==> flow/design.v <==
module flopr(clock, reset, d, q);
    parameter WIDTH = 8;
    input clock; 
    input reset;
    input [WIDTH-1:0] d; 
    output reg [WIDTH-1:0] q;   
    always @(posedge clock, posedge reset)
        if (reset)
            q <= 0;
        else 
            q <= d;
endmodule
module adder(a, b, sum);
    input [31:0] a;
    input [31:0] b;
    output [31:0] sum;
    assign sum = a + b;
endmodule
module mux2(d0, d1, s, y);
    parameter WIDTH = 8;
    input [WIDTH-1:0] d0; 
    input [WIDTH-1:0] d1;
    input s;
    output [WIDTH-1:0] y;
    assign y = s ? d1 : d0;
endmodule
module mux3(d0, d1, d2, s, y);
    parameter WIDTH = 8;
    input [WIDTH-1:0] d0; 
    input [WIDTH-1:0] d1;
    input [WIDTH-1:0] d2;
    input [1:0] s;
    output [WIDTH-1:0] y;
    assign y = s[1] ? d2 : (s[0] ? d1 : d0);
endmodule
module mux8(d0, d1, d2, d3, d4, d5, d6, d7, s, y);
    parameter WIDTH = 8;
    input [WIDTH-1:0] d0;
    input [WIDTH-1:0] d1;
    input [WIDTH-1:0] d2;
    input [WIDTH-1:0] d3;
    input [WIDTH-1:0] d4;
    input [WIDTH-1:0] d5;
    input [WIDTH-1:0] d6;
    input [WIDTH-1:0] d7;
    input [2:0] s;
    output reg [WIDTH-1:0] y;
    always @*
        begin
            case(s)
                3'b000: y = d0;
                3'b001: y = d1;
                3'b010: y = d2;
                3'b011: y = d3;
                3'b100: y = d4;
                3'b101: y = d5;
                3'b110: y = d6;
                3'b111: y = d7;
                default: y = d0;
            endcase
        end
endmodule
module regfile(clock, write_enable, address_read_1, address_read_2, address_write, write_data, read_data_1, read_data_2);
    input clock;
    input write_enable;
    input [4:0] address_read_1;
    input [4:0] address_read_2;
    input [4:0] address_write;
    input [31:0] write_data;
    output [31:0] read_data_1;
    output [31:0] read_data_2;
    reg [31:0] registers[31:0];
    always @(posedge clock)
        begin
            if (write_enable) 
                registers[address_write] <= write_data;
        end
    assign read_data_1 = (address_read_1 != 0) ? registers[address_read_1] : 0;  
    assign read_data_2 = (address_read_2 != 0) ? registers[address_read_2] : 0;  
endmodule
module generate_immediate(instruction, immediate);
    input [31:0] instruction;
    output reg [31:0] immediate;
    always @*
        begin
            case(instruction[6:0])
                7'b0000011,                                                                                                      
                7'b0010011,                                                                                                      
                7'b1100111: immediate = {{20{instruction[31]}}, instruction[31:20]};                                             
                7'b0100011: immediate = {{20{instruction[31]}}, instruction[31:25], instruction[11:7]};                          
                7'b1100011: immediate = {{20{instruction[31]}}, instruction[7], instruction[30:25],  instruction[11:8], 1'b0};   
                7'b1101111: immediate = {{12{instruction[31]}}, instruction[19:12], instruction[20], instruction[30:21], 1'b0};  
                7'b0110111,                                                                                                      
                7'b0010111: immediate = {instruction[31:12], 12'b0};                                                             
                default: immediate = 32'bx;  
            endcase
        end
endmodule
module alu(src_A, src_B, ALU_control, ALU_result, zero);
    input [31:0] src_A;
    input [31:0] src_B;
    input [3:0] ALU_control;
    output reg [31:0] ALU_result;
    output zero;
    always @*
        case(ALU_control)
            4'b0000: ALU_result <= src_A + src_B;  
            4'b0001: ALU_result <= src_A - src_B;  
            4'b0010: ALU_result <= src_A & src_B;  
            4'b0011: ALU_result <= src_A | src_B;  
            4'b0100: ALU_result <= src_A ^ src_B;  
            4'b0101: ALU_result <= ($signed(src_A) < $signed(src_B)) ? 1 : 0;  
            4'b0110: ALU_result <= ($unsigned(src_A) < $unsigned(src_B)) ? 1 : 0;  
            4'b0111: ALU_result <= $signed(src_A) >>> src_B[4:0];  
            4'b1000: ALU_result <= $signed(src_A) >> src_B[4:0];  
            4'b1001: ALU_result <= $signed(src_A) << src_B[4:0];  
            default: ALU_result <= 32'd0;  
        endcase
    assign zero = (ALU_result == 0) ? 1 : 0;  
endmodule
module select_read(funct3, read_data_in, read_data_out);
    input [2:0] funct3;
    input [31:0] read_data_in;
    output reg [31:0] read_data_out;
    always @*
        begin
            case(funct3)
                3'b000: read_data_out = {{24{read_data_in[7]}}, read_data_in[7:0]};      
                3'b001: read_data_out = {{16{read_data_in[15]}}, read_data_in[15:0]};    
                3'b010: read_data_out = read_data_in;                                    
                3'b100: read_data_out = {24'b0, read_data_in[7:0]};                      
                3'b101: read_data_out = {16'b0, read_data_in[15:0]};                     
                default: read_data_out = 32'bx;  
            endcase
        end
endmodule
module main_decoder(opcode, funct3, reg_write, ALU_select, memory_control, result_select, branch, ALU_op, jump);
    input [6:0] opcode;
    input [2:0] funct3;
    output reg_write;
    output ALU_select;
    output [3:0] memory_control;
    output [2:0] result_select;
    output branch;
    output [1:0] ALU_op;
    output jump;
    reg [12:0] controls;
    assign {reg_write, ALU_select, memory_control, result_select, branch, ALU_op, jump} = controls;   
    always @*
        case(opcode)      
            7'b0000011:                                          
                case(funct3)
                    3'b000: controls = 13'b1_1_0010_001_0_00_0;      
                    3'b001: controls = 13'b1_1_0100_001_0_00_0;      
                    3'b010: controls = 13'b1_1_0000_001_0_00_0;      
                    3'b100: controls = 13'b1_1_1010_001_0_00_0;      
                    3'b101: controls = 13'b1_1_1100_001_0_00_0;      
                    default: controls = 13'bx_x_x_xxxx_xxx_xx_x;     
                endcase
            7'b0100011:
                case(funct3)
                    3'b000: controls = 13'b0_1_0011_000_0_00_0;      
                    3'b001: controls = 13'b0_1_0101_000_0_00_0;      
                    3'b010: controls = 13'b0_1_0001_000_0_00_0;      
                    default: controls = 13'bx_x_x_xxxx_xxx_xx_x;     
                endcase
            7'b0110011: controls = 13'b1_0_0000_000_0_10_0;          
            7'b0010111: controls = 13'b1_0_0000_100_0_00_0;          
            7'b0110111: controls = 13'b1_0_0000_011_0_00_0;          
            7'b1100011: controls = 13'b0_0_0000_000_1_01_0;          
            7'b0010011: controls = 13'b1_1_0000_000_0_10_0;          
            7'b1100111: controls = 13'b1_1_0000_010_0_00_1;          
            7'b1101111: controls = 13'b1_0_0000_010_0_00_1;          
            default:    controls = 13'bx_x_xxxx_xxx_x_xx_x;          
        endcase
endmodule
module alu_decoder(opcode_b5, funct3, funct7b5, ALU_op, ALU_control);
    input opcode_b5;
    input [2:0] funct3;
    input funct7b5;
    input [1:0] ALU_op;
    output reg [3:0] ALU_control;
    wire R_type_subtract;
    wire shift_arithemetic;
    assign R_type_subtract = funct7b5 & opcode_b5;  
    assign shift_arithemetic = funct7b5;  
    always @*
        case(ALU_op)
            2'b00: ALU_control = 3'b000;  
            2'b01:
                case(funct3)
                    3'b000: ALU_control = 4'b0001;  
                    3'b001: ALU_control = 4'b0001;  
                    3'b100: ALU_control = 4'b0101;  
                    3'b101: ALU_control = 4'b0101;  
                    3'b110: ALU_control = 4'b0110;  
                    3'b111: ALU_control = 4'b0110;  
                    default: ALU_control = 4'bxxxx;  
                endcase
            default:
                case(funct3)  
                    3'b000: 
                        begin
                            if (R_type_subtract)
                                ALU_control = 3'b001;  
                            else
                                ALU_control = 3'b000;  
                        end
                    3'b001: ALU_control = 4'b1001;  
                    3'b010: ALU_control = 4'b0101;  
                    3'b011: ALU_control = 4'b0110;  
                    3'b100: ALU_control = 4'b0100;  
                    3'b101:
                        begin
                            if(shift_arithemetic)
                                ALU_control = 4'b0111;  
                            else
                                ALU_control = 4'b1000;  
                        end
                    3'b110: ALU_control = 4'b0011;  
                    3'b111: ALU_control = 4'b0010;  
                    default: ALU_control = 4'bxxxx;  
                endcase
        endcase
endmodule
module controller(opcode, funct3, funct7b5, zero, result_select, memory_control, PC_select, ALU_select, reg_write, jump, ALU_control);
    input [6:0] opcode;
    input [2:0] funct3;  
    input funct7b5;
    input zero;
    output [2:0] result_select;
    output [3:0] memory_control;
    output reg [1:0] PC_select;
    output ALU_select;
    output reg_write;
    output jump;
    output [3:0] ALU_control;
    wire [1:0] ALU_op;
    wire branch;
    main_decoder main_decoder
    (
        opcode,              
        funct3,              
        reg_write,           
        ALU_select,          
        memory_control,      
        result_select,       
        branch,              
        ALU_op,              
        jump                 
    );
    alu_decoder alu_decoder
    (
        opcode[5],       
        funct3,          
        funct7b5,        
        ALU_op,          
        ALU_control      
    );
    always @*
        if(jump)
            case(opcode[3])
                1'b0: PC_select = 2'b10;             
                1'b1: PC_select = 2'b01;             
                default: PC_select = 2'b01;
            endcase
        else
            case(funct3)
                3'b000: PC_select = branch & zero;    
                3'b001: PC_select = branch & ~zero;   
                3'b100: PC_select = branch & ~zero;   
                3'b101: PC_select = branch & zero;    
                3'b110: PC_select = branch & ~zero;   
                3'b111: PC_select = branch & zero;    
                default: PC_select = 2'b00;
            endcase           
endmodule
module datapath(clock, reset, result_select, PC_select, ALU_select, reg_write, ALU_control, instruction, read_data, zero, PC, ALU_result, write_data);
    input clock;
    input reset;
    input [2:0] result_select;
    input [1:0] PC_select;
    input ALU_select;
    input reg_write;
    input [3:0] ALU_control;
    input [31:0] instruction;
    input [31:0] read_data;
    output zero;
    output [31:0] PC;
    output [31:0] ALU_result;
    output [31:0] write_data;
    wire [31:0] PC_next;
    wire [31:0] PC_plus4;
    wire [31:0] PC_target;
    wire [31:0] immediate;
    wire [31:0] src_A;
    wire [31:0] src_B;
    wire [31:0] read_data_out;
    wire [31:0] result;
    flopr #(32) pc_reg(clock, reset, PC_next, PC);
    adder pc_add4(PC, 32'd4, PC_plus4);
    adder pc_addbranch(PC, immediate, PC_target);
    mux3 #(32) pc_mux(PC_plus4, PC_target, ALU_result, PC_select, PC_next);
    regfile regfile(clock, reg_write, instruction[19:15], instruction[24:20], instruction[11:7], result, src_A, write_data);
    generate_immediate generate_immediate(instruction, immediate);
    mux2 #(32) src_B_mux(write_data, immediate, ALU_select, src_B);
    alu alu(src_A, src_B, ALU_control, ALU_result, zero);
    select_read select_read(instruction[14:12], read_data, read_data_out);
    mux8 #(32) result_mux(ALU_result, read_data_out, PC_plus4, immediate, PC_target, 32'hxxxxxxxx, 32'hxxxxxxxx, 32'hxxxxxxxx, result_select, result);
endmodule
module cpu(clock, reset, instruction, read_data, memory_control, PC, ALU_result, write_data);
    input clock;
    input reset;
    input [31:0] instruction;
    input [31:0] read_data;
    output [3:0] memory_control;
    output [31:0] PC;
    output [31:0] ALU_result;
    output [31:0] write_data;
    wire [1:0] PC_select;
    wire ALU_select; 
    wire reg_write;
    wire jump;
    wire zero;
    wire [2:0] result_select;
    wire [3:0] ALU_control;
    controller controller
    (
        instruction[6:0],        
        instruction[14:12],      
        instruction[30],         
        zero,                    
        result_select,           
        memory_control,          
        PC_select,               
        ALU_select,              
        reg_write,               
        jump,                    
        ALU_control              
    );
    datapath datapath
    (
        clock,                   
        reset,                   
        result_select,           
        PC_select,               
        ALU_select,              
        reg_write,               
        ALU_control,             
        instruction,             
        read_data,               
        zero,                    
        PC,                      
        ALU_result,              
        write_data               
    );
endmodule
Subject: tool reports on cpu

Hi,

* From RTL to reports: cpu
Tool output for the design above before and after an edit, in the order of the flow.
Lines under "before" count in the file above, lines under "after" in the edited file.
"difference": "after" minus "before" as printed here. "rel. change": 100 x difference / "before".
Cell names lack the library's common part.
A cell with n/a has no value.
- Top :: cpu
- Clock port :: clock
- Library :: sky130hd
- Library corner :: tt_025C_1v80

* Diff
The edit as a unified diff against the file above.
The edit is scripted: it alters the design's behaviour and was not made to optimise anything.
#+begin_src diff
@@ -304,5 +304,8 @@
     regfile regfile(clock, reg_write, instruction[19:15], instruction[24:20], instruction[11:7], result, src_A, write_data);
     generate_immediate generate_immediate(instruction, immediate);
-    mux2 #(32) src_B_mux(write_data, immediate, ALU_select, src_B);
+    wire [31:0] src_B_a, src_B_b;
+    mux2 #(32) src_B_mux(write_data, immediate, ALU_select, src_B_a);
+    mux2 #(32) src_B_mux_twin (write_data, ~immediate, ALU_select, src_B_b);
+    assign src_B = src_B_a ^ src_B_b;
     alu alu(src_A, src_B, ALU_control, ALU_result, zero);
     select_read select_read(instruction[14:12], read_data, read_data_out);
#+end_src

* After elaboration
Yosys after proc, flatten, opt, wreduce and memory -nomap, before mapping. Enables and synchronous resets that opt folds into registers are not counted as muxes. Memory bits, and registers merged into a memory's read port (data or address), are not among the register bits. Print and check cells are not counted.
Memory sizes are those after Yosys's memory passes, which may raise the word count (mostly to a power of two), join words into wider ones and drop unused or constant bits.
** Bit counts
- register bits after elaboration :: before 32, after 32, difference 0, rel. change 0.00%
- RAM bits :: before 1024, after 1024, difference 0, rel. change 0.00%
- memories :: before 1, after 1, difference 0, rel. change 0.00%
- bits of input ports :: before 66, after 66, difference 0, rel. change 0.00%
- output and inout bits :: before 100, after 100, difference 0, rel. change 0.00%
- cells after elaboration :: before 89, after 92, difference +3, rel. change +3.37%
** Memories
- shape (words x width / read and write ports) :: before datapath.regfile.registers 32x32 r2 w1, after datapath.regfile.registers 32x32 r2 w1
** Cells by class
- add/sub/neg operators :: before 4, after 4, difference 0, rel. change 0.00%
- $lt $le $gt $ge :: before 2, after 2, difference 0, rel. change 0.00%
- equal/unequal tests :: before 30, after 30, difference 0, rel. change 0.00%
- shifts and indexed selects :: before 3, after 3, difference 0, rel. change 0.00%
- muxes and demuxes :: before 26, after 27, difference +1, rel. change +3.85%
- bitwise gates (word level) :: before 8, after 10, difference +2, rel. change +25.00%
- reductions and logical operators :: before 14, after 14, difference 0, rel. change 0.00%
** Operators with widths
- 32-bit 2-to-1 mux :: before 6, after 7, difference +1, rel. change +16.67%
- 32-bit bitwise XOR :: before 1, after 2, difference +1, rel. change +100.00%
- 32-bit inverter :: before 0, after 1, difference +1
Operator kinds equal on both sides are left out: 45.

* Longest topological paths
Longest topological path by Yosys (ltp), each cell counted once; first at word level (registers and memories cut), then after technology mapping (sequential cells cut; the memories' decode and read muxes count).
** Depth
- depth after elaboration :: before 15, after 17, difference +2, rel. change +13.33%
- ABC_AREA :: before 0, after 0
- gate-level depth with buffers :: before 38, after 33, difference -5, rel. change -13.16%
- gate-level depth less buffers :: before 27, after 23, difference -4, rel. change -14.81%

* Mapped cells and area
Yosys stat after the flow's synthesis: flattened, memories mapped to cells. It holds for the ABC_AREA given above (unset counts as 0); a run with the other value may have another netlist.
** Synthesis totals
- cell count :: before 4575, after 3894, difference -681, rel. change -14.89%
- cell area after synthesis (sq um) :: before 62917.8, after 58346.0, difference -4571.8, rel. change -7.27%
- sequential area (sq um) :: before 31550.3, after 31550.3, difference 0.0, rel. change 0.00%
- flip-flop cells :: before 1056, after 1056, difference 0, rel. change 0.00%
- buffer cells :: before 356, after 277, difference -79, rel. change -22.19%
** Cell types
- nand2_1 :: before 230, after 155, difference -75, rel. change -32.61%
- nand3_1 :: before 103, after 46, difference -57, rel. change -55.34%
- a21oi_1 :: before 241, after 198, difference -43, rel. change -17.84%
- a31oi_1 :: before 61, after 20, difference -41, rel. change -67.21%
- buf_2 :: before 64, after 25, difference -39, rel. change -60.94%
- mux2i_1 :: before 179, after 143, difference -36, rel. change -20.11%
- nor3_1 :: before 92, after 56, difference -36, rel. change -39.13%
- o221ai_1 :: before 62, after 30, difference -32, rel. change -51.61%
- o21ai_0 :: before 137, after 106, difference -31, rel. change -22.63%
- o211ai_1 :: before 48, after 20, difference -28, rel. change -58.33%
- and2_1 :: before 43, after 19, difference -24, rel. change -55.81%
- buf_1 :: before 59, after 37, difference -22, rel. change -37.29%
- a22oi_1 :: before 22, after 42, difference +20, rel. change +90.91%
- and3_1 :: before 38, after 19, difference -19, rel. change -50.00%
- mux2_2 :: before 48, after 30, difference -18, rel. change -37.50%
- a221oi_2 :: before 18, after 0, difference -18, rel. change -100.00%
- inv_1 :: before 118, after 101, difference -17, rel. change -14.41%
- a211o_1 :: before 32, after 16, difference -16, rel. change -50.00%
Cell types equal on both sides are left out: 11.
Not every row of either side is listed.
The figures by module come from a second, unflattened synthesis with its own total; it is not the netlist above.
** Second synthesis, totals
- cells (unflattened synthesis) :: before 4912, after 5012, difference +100, rel. change +2.04%
- area total of the unflattened synthesis (sq um) :: before 65415.2, after 66359.9, difference +944.7, rel. change +1.44%
Each row is one instance without its submodules.
** Modules, before
- regfile :: times used 1, cells 2400, area 46960.0 sq um, seq. area 30749.5 sq um
- alu :: times used 1, cells 1341, area 9298.9 sq um, seq. area 0.0 sq um
- adder :: times used 2, cells 241, area 1744.2 sq um, seq. area 0.0 sq um
- mux8 #(WIDTH=32) :: times used 1, cells 306, area 2244.7 sq um, seq. area 0.0 sq um
- flopr #(WIDTH=32) :: times used 1, cells 33, area 804.5 sq um, seq. area 800.8 sq um
- mux3 #(WIDTH=32) :: times used 1, cells 107, area 714.4 sq um, seq. area 0.0 sq um
- mux2 #(WIDTH=32) :: times used 1, cells 36, area 544.3 sq um, seq. area 0.0 sq um
- select_read :: times used 1, cells 80, area 529.3 sq um, seq. area 0.0 sq um
- generate_immediate :: times used 1, cells 64, area 424.2 sq um, seq. area 0.0 sq um
- main_decoder :: times used 1, cells 32, area 200.2 sq um, seq. area 0.0 sq um
- alu_decoder :: times used 1, cells 23, area 156.4 sq um, seq. area 0.0 sq um
- controller :: times used 1, cells 6, area 42.5 sq um, seq. area 0.0 sq um
- datapath :: times used 1, cells 2, area 7.5 sq um, seq. area 0.0 sq um
- cpu :: times used 1, cells 0, area 0.0 sq um, seq. area 0.0 sq um
** Modules, after
- regfile :: times used 1, cells 2400, area 46960.0 sq um, seq. area 30749.5 sq um
- alu :: times used 1, cells 1341, area 9298.9 sq um, seq. area 0.0 sq um
- adder :: times used 2, cells 241, area 1744.2 sq um, seq. area 0.0 sq um
- mux8 #(WIDTH=32) :: times used 1, cells 306, area 2244.7 sq um, seq. area 0.0 sq um
- mux2 #(WIDTH=32) :: times used 2, cells 36, area 544.3 sq um, seq. area 0.0 sq um
- flopr #(WIDTH=32) :: times used 1, cells 33, area 804.5 sq um, seq. area 800.8 sq um
- mux3 #(WIDTH=32) :: times used 1, cells 107, area 714.4 sq um, seq. area 0.0 sq um
- select_read :: times used 1, cells 80, area 529.3 sq um, seq. area 0.0 sq um
- generate_immediate :: times used 1, cells 64, area 424.2 sq um, seq. area 0.0 sq um
- datapath :: times used 1, cells 66, area 407.9 sq um, seq. area 0.0 sq um
- main_decoder :: times used 1, cells 32, area 200.2 sq um, seq. area 0.0 sq um
- alu_decoder :: times used 1, cells 23, area 156.4 sq um, seq. area 0.0 sq um
- controller :: times used 1, cells 6, area 42.5 sq um, seq. area 0.0 sq um
- cpu :: times used 1, cells 0, area 0.0 sq um, seq. area 0.0 sq um

* Timing after synthesis
Source: OpenSTA report_checks on the synthesized netlist (no wires, ideal clock, input and output delay 20% of the period each), path of least setup slack; recovery checks are left aside. Register names are those of the netlist, which keeps one name where synthesis merged equal registers.
** Timing post-synthesis
- kind :: before input -> output, after input -> output
- start point :: before input instruction[20], after input instruction[15]
- end point :: before output ALU_result[29], after output ALU_result[31]
- period (ps) :: before 11000, after 11000, difference 0, rel. change 0.00%
- input delay (ps) :: before 2200, after 2200, difference 0, rel. change 0.00%
- output delay (ps) :: before 2200, after 2200, difference 0, rel. change 0.00%
- time at the first pin (ps) :: before 2200, after 2200, difference 0, rel. change 0.00%
- arrival (ps) :: before 8284, after 7589, difference -695, rel. change -8.39%
- slack (ps) :: before 516, after 1211, difference +695
- path delay (ps) :: before 6084, after 5389, difference -695, rel. change -11.42%
- stages on the path :: before 26, after 24, difference -2, rel. change -7.69%
- buffers on the path :: before 6, after 9, difference +3, rel. change +50.00%
- synthesis period reached (ps) :: before 10484, after 9789, difference -695, rel. change -6.63%
"path delay" = arrival - input delay + setup time.
At an output port there is no setup time.
"stages on the path" counts driving pins, that of a launching flip-flop among them; a cell with two outputs on the path counts twice.
"synthesis period reached" = period - worst setup slack (recovery checks aside). The figure is calculated, with input and output delays left at 20% of the set period.
Between the ends stands the longest chain of elaborated cells between them, by number of cells; it is not shown to be the way that was timed. Of several equally long chains one is given.
Each line given opens the expression or statement behind the cell; cells for indexed reads and writes are added by Yosys, which also makes memories of some case tables.
A memory read counts as a cell of the chain, while the word-level depth stops at memories.
On the way, post-synthesis, before:
- Path through :: buf_2 > buf_6 > buf_4 > buf_4 > clkbuf_1 > buf_1 > mux4_2 > mux4_2 > mux2i_1 > nor2_1 > nand2_1 > a21boi_0 > ha_1 > and3b_1 > and2_1 > o211ai_1 > nor4b_1 > nor4b_1 > o21ai_0 > o21ai_0 > a41oi_1 > a211oi_1 > a211oi_1 > a41o_1 > and2_1 > a211o_1
- Cells in the longest elaborated chain :: 5
- Elaborated cells between the ends (all ways) :: 14
- RTL lines with such cells :: 13
- Classes of those cells :: 2 x add/sub; 3 x shift; 4 x mux; 3 x logic; 1 x reduce/logical; 1 x memory
** Ends and longest elaborated chain, post-synthesis, before
- start: declaration :: line 314 : input [31:0] instruction;
- memory read 32 x 32 bit :: line 72 : reg [31:0] registers[31:0];
- 32-bit 2-to-1 mux :: line 79 : assign read_data_2 = (address_read_2 != 0) ? registers[address_read_2] : 0;
- 32-bit 2-to-1 mux :: line 25 : assign y = s ? d1 : d0;
- 32-bit subtractor :: line 108 : 4'b0001: ALU_result <= src_A - src_B;
- 32-bit parallel mux with 10-bit select :: line 106 : case(ALU_control)
- end: declaration :: line 318 : output [31:0] ALU_result;
Nets of the timed path that keep an RTL name, with a line that drives or declares them; the list need not be complete.
** Nets with RTL names, path post-synthesis, before (line)
- write_data[7] :: 79
On the way, post-synthesis, after:
- Path through :: buf_6 > buf_6 > buf_6 > buf_6 > buf_4 > buf_4 > buf_4 > buf_2 > buf_2 > mux2i_1 > o221ai_1 > a211oi_1 > a211oi_1 > ha_1 > a211oi_1 > o21ai_0 > a2111oi_0 > nor3_1 > o31ai_1 > a21oi_1 > a41o_1 > o211ai_1 > xnor2_1 > o221ai_1
- Cells in the longest elaborated chain :: 6
- Elaborated cells between the ends (all ways) :: 17
- RTL lines with such cells :: 15
- Classes of those cells :: 2 x add/sub; 3 x shift; 5 x mux; 5 x logic; 1 x reduce/logical; 1 x memory
** Ends and longest elaborated chain, post-synthesis, after
- start: declaration :: line 317 : input [31:0] instruction;
- 32-bit parallel mux with 5-bit select :: line 86 : case(instruction[6:0])
- 32-bit inverter :: line 308 : mux2 #(32) src_B_mux_twin (write_data, ~immediate, ALU_select, src_B_b);
- 32-bit 2-to-1 mux :: line 25 : assign y = s ? d1 : d0;
- 32-bit bitwise XOR :: line 309 : assign src_B = src_B_a ^ src_B_b;
- 32-bit subtractor :: line 108 : 4'b0001: ALU_result <= src_A - src_B;
- 32-bit parallel mux with 10-bit select :: line 106 : case(ALU_control)
- end: declaration :: line 321 : output [31:0] ALU_result;

* Timing after layout
Path of least setup slack in the final report of the runs of set A (OpenROAD, finished layout, wires in). Where an end is a register, its clock arrival counts in the times.
The report prints the path's times to 10 ps; the period is as set.
** Timing post-layout
- kind :: before input -> output, after input -> output
- start point :: before input instruction[21], after input instruction[6]
- end point :: before output ALU_result[0], after output ALU_result[29]
- period (ps) :: before 11000, after 11000, difference 0, rel. change 0.00%
- input delay (ps) :: before 2200, after 2200, difference 0, rel. change 0.00%
- output delay (ps) :: before 2200, after 2200, difference 0, rel. change 0.00%
- time at the first pin (ps) :: before 2200, after 2200, difference 0, rel. change 0.00%
- arrival (ps) :: before 8580, after 8530, difference -50, rel. change -0.58%
- slack (ps) :: before 220, after 270, difference +50
- stages on the path :: before 24, after 19, difference -5, rel. change -20.83%
- buffers on the path :: before 7, after 3, difference -4, rel. change -57.14%
Between the ends stands the longest chain of elaborated cells between them, by number of cells; it is not shown to be the way that was timed. Of several equally long chains one is given.
A memory read counts as a cell of the chain, while the word-level depth stops at memories.
On the way, post-layout, before:
- Path through :: buf_8 > buf_4 > mux4_2 > mux4_2 > mux2i_1 > nor2_1 > nand2_1 > a21boi_0 > ha_1 > inv_1 > a2111oi_0 > buf_4 > nor3_1 > o221a_2 > o2bb2ai_4 > a31oi_1 > o31ai_1 > buf_4 > a21oi_1 > o31ai_1 > buf_4 > nand3b_1 > buf_4 > clkdlybuf4s50_1
- Cells in the longest elaborated chain :: 6
- Elaborated cells between the ends (all ways) :: 18
- RTL lines with such cells :: 15
- Classes of those cells :: 2 x add/sub; 2 x compare; 3 x shift; 6 x mux; 3 x logic; 1 x reduce/logical; 1 x memory
** Ends and longest elaborated chain, post-layout, before
- start: declaration :: line 314 : input [31:0] instruction;
- memory read 32 x 32 bit :: line 72 : reg [31:0] registers[31:0];
- 32-bit 2-to-1 mux :: line 79 : assign read_data_2 = (address_read_2 != 0) ? registers[address_read_2] : 0;
- 32-bit 2-to-1 mux :: line 25 : assign y = s ? d1 : d0;
- 32-bit < comparator :: line 113 : 4'b0110: ALU_result <= ($unsigned(src_A) < $unsigned(src_B)) ? 1 : 0;
- 1-bit 2-to-1 mux :: line 113
- 32-bit parallel mux with 10-bit select :: line 106 : case(ALU_control)
- end: declaration :: line 318 : output [31:0] ALU_result;
On the way, post-layout, after:
- Path through :: clkdlybuf4s50_1 > or3b_1 > a2111oi_2 > or3_1 > inv_1 > ha_1 > a211oi_1 > o21ai_0 > a2111oi_1 > nor3_1 > o31ai_1 > buf_4 > nand2_1 > a2111oi_0 > a211oi_1 > a21oi_1 > xnor2_1 > a21o_1 > clkdlybuf4s50_1
- Cells in the longest elaborated chain :: 8
- Elaborated cells between the ends (all ways) :: 39
- Classes of those cells :: 2 x add/sub; 19 x eq/ne; 3 x shift; 6 x mux; 5 x logic; 4 x reduce/logical
** Ends and longest elaborated chain, post-layout, after
- start: declaration :: line 317 : input [31:0] instruction;
- 7-bit by 6-bit equality test with 1-bit output :: line 86 : case(instruction[6:0])
- 2-bit OR reduction :: line 86
- 32-bit parallel mux with 5-bit select :: line 86
- 32-bit inverter :: line 308 : mux2 #(32) src_B_mux_twin (write_data, ~immediate, ALU_select, src_B_b);
- 32-bit 2-to-1 mux :: line 25 : assign y = s ? d1 : d0;
- 32-bit bitwise XOR :: line 309 : assign src_B = src_B_a ^ src_B_b;
- 32-bit subtractor :: line 108 : 4'b0001: ALU_result <= src_A - src_B;
- 32-bit parallel mux with 10-bit select :: line 106 : case(ALU_control)
- end: declaration :: line 321 : output [31:0] ALU_result;

* Measured runs
Runs of the flow (Yosys, OpenROAD) on both versions; the two runs of a pair have the same settings. The constraints put input and output delay at 20% of the set period each and load the outputs with 0.01 pF.
Flow settings, set A:
- CORE_UTILIZATION :: 40
- period_ns :: 11.0
- CAP_MARGIN :: 20
- CORE_MARGIN :: 2
- SLEW_MARGIN :: 20
** Results, set A
- area of the synthesized netlist (sq um) :: before 62917.8, after 58346.0, difference -4571.8, rel. change -7.27%
- full die area (sq um) :: before 160484.0, after 148934.0, difference -11550.0, rel. change -7.20%
- standard-cell area after layout (sq um) :: before 73651.9, after 66820.3, difference -6831.6, rel. change -9.28%
- worst setup slack after layout (ps) :: before 220, after 271, difference +51
- post-route setup TNS (ps) :: before 0, after 0, difference 0
- total power after layout (uW) :: before 12114, after 11128, difference -986, rel. change -8.14%
- reached clock period (ps) :: before 10780, after 10729, difference -51, rel. change -0.47%
Flow settings, set B:
- CELL_PAD_IN_SITES_GLOBAL_PLACEMENT :: 1
- CORE_ASPECT_RATIO :: 1.57
- CORE_MARGIN :: 9
- CORE_UTILIZATION :: 17
- CTS_CLUSTER_SIZE :: 30
- GPL_ROUTABILITY_DRIVEN :: 0
- GPL_TIMING_DRIVEN :: 0
- MIN_ROUTING_LAYER :: met1
- SETUP_SLACK_MARGIN :: 0.9
- SLEW_MARGIN :: 35
- period_ns :: 11.3
- CAP_MARGIN :: 20
** Results, set B
- area of the synthesized netlist (sq um) :: before 62917.8, after 58346.0, difference -4571.8, rel. change -7.27%
- full die area (sq um) :: before 392888.0, after 365166.0, difference -27722.0, rel. change -7.06%
- standard-cell area after layout (sq um) :: before 85181.7, after 76025.4, difference -9156.3, rel. change -10.75%
- worst setup slack after layout (ps) :: before 297, after 827, difference +530
- post-route setup TNS (ps) :: before 0, after 0, difference 0
- total power after layout (uW) :: before 12540, after 11129, difference -1411, rel. change -11.25%
- reached clock period (ps) :: before 11003, after 10473, difference -530, rel. change -4.82%
"reached clock period" is the run's clock period less its worst setup slack. It is reckoned from that one timing run; input and output delays stay at 20% of the period that was set.
"total power after layout" rests on the timing tool's default activity at the inputs, not on a simulated workload.

Regards
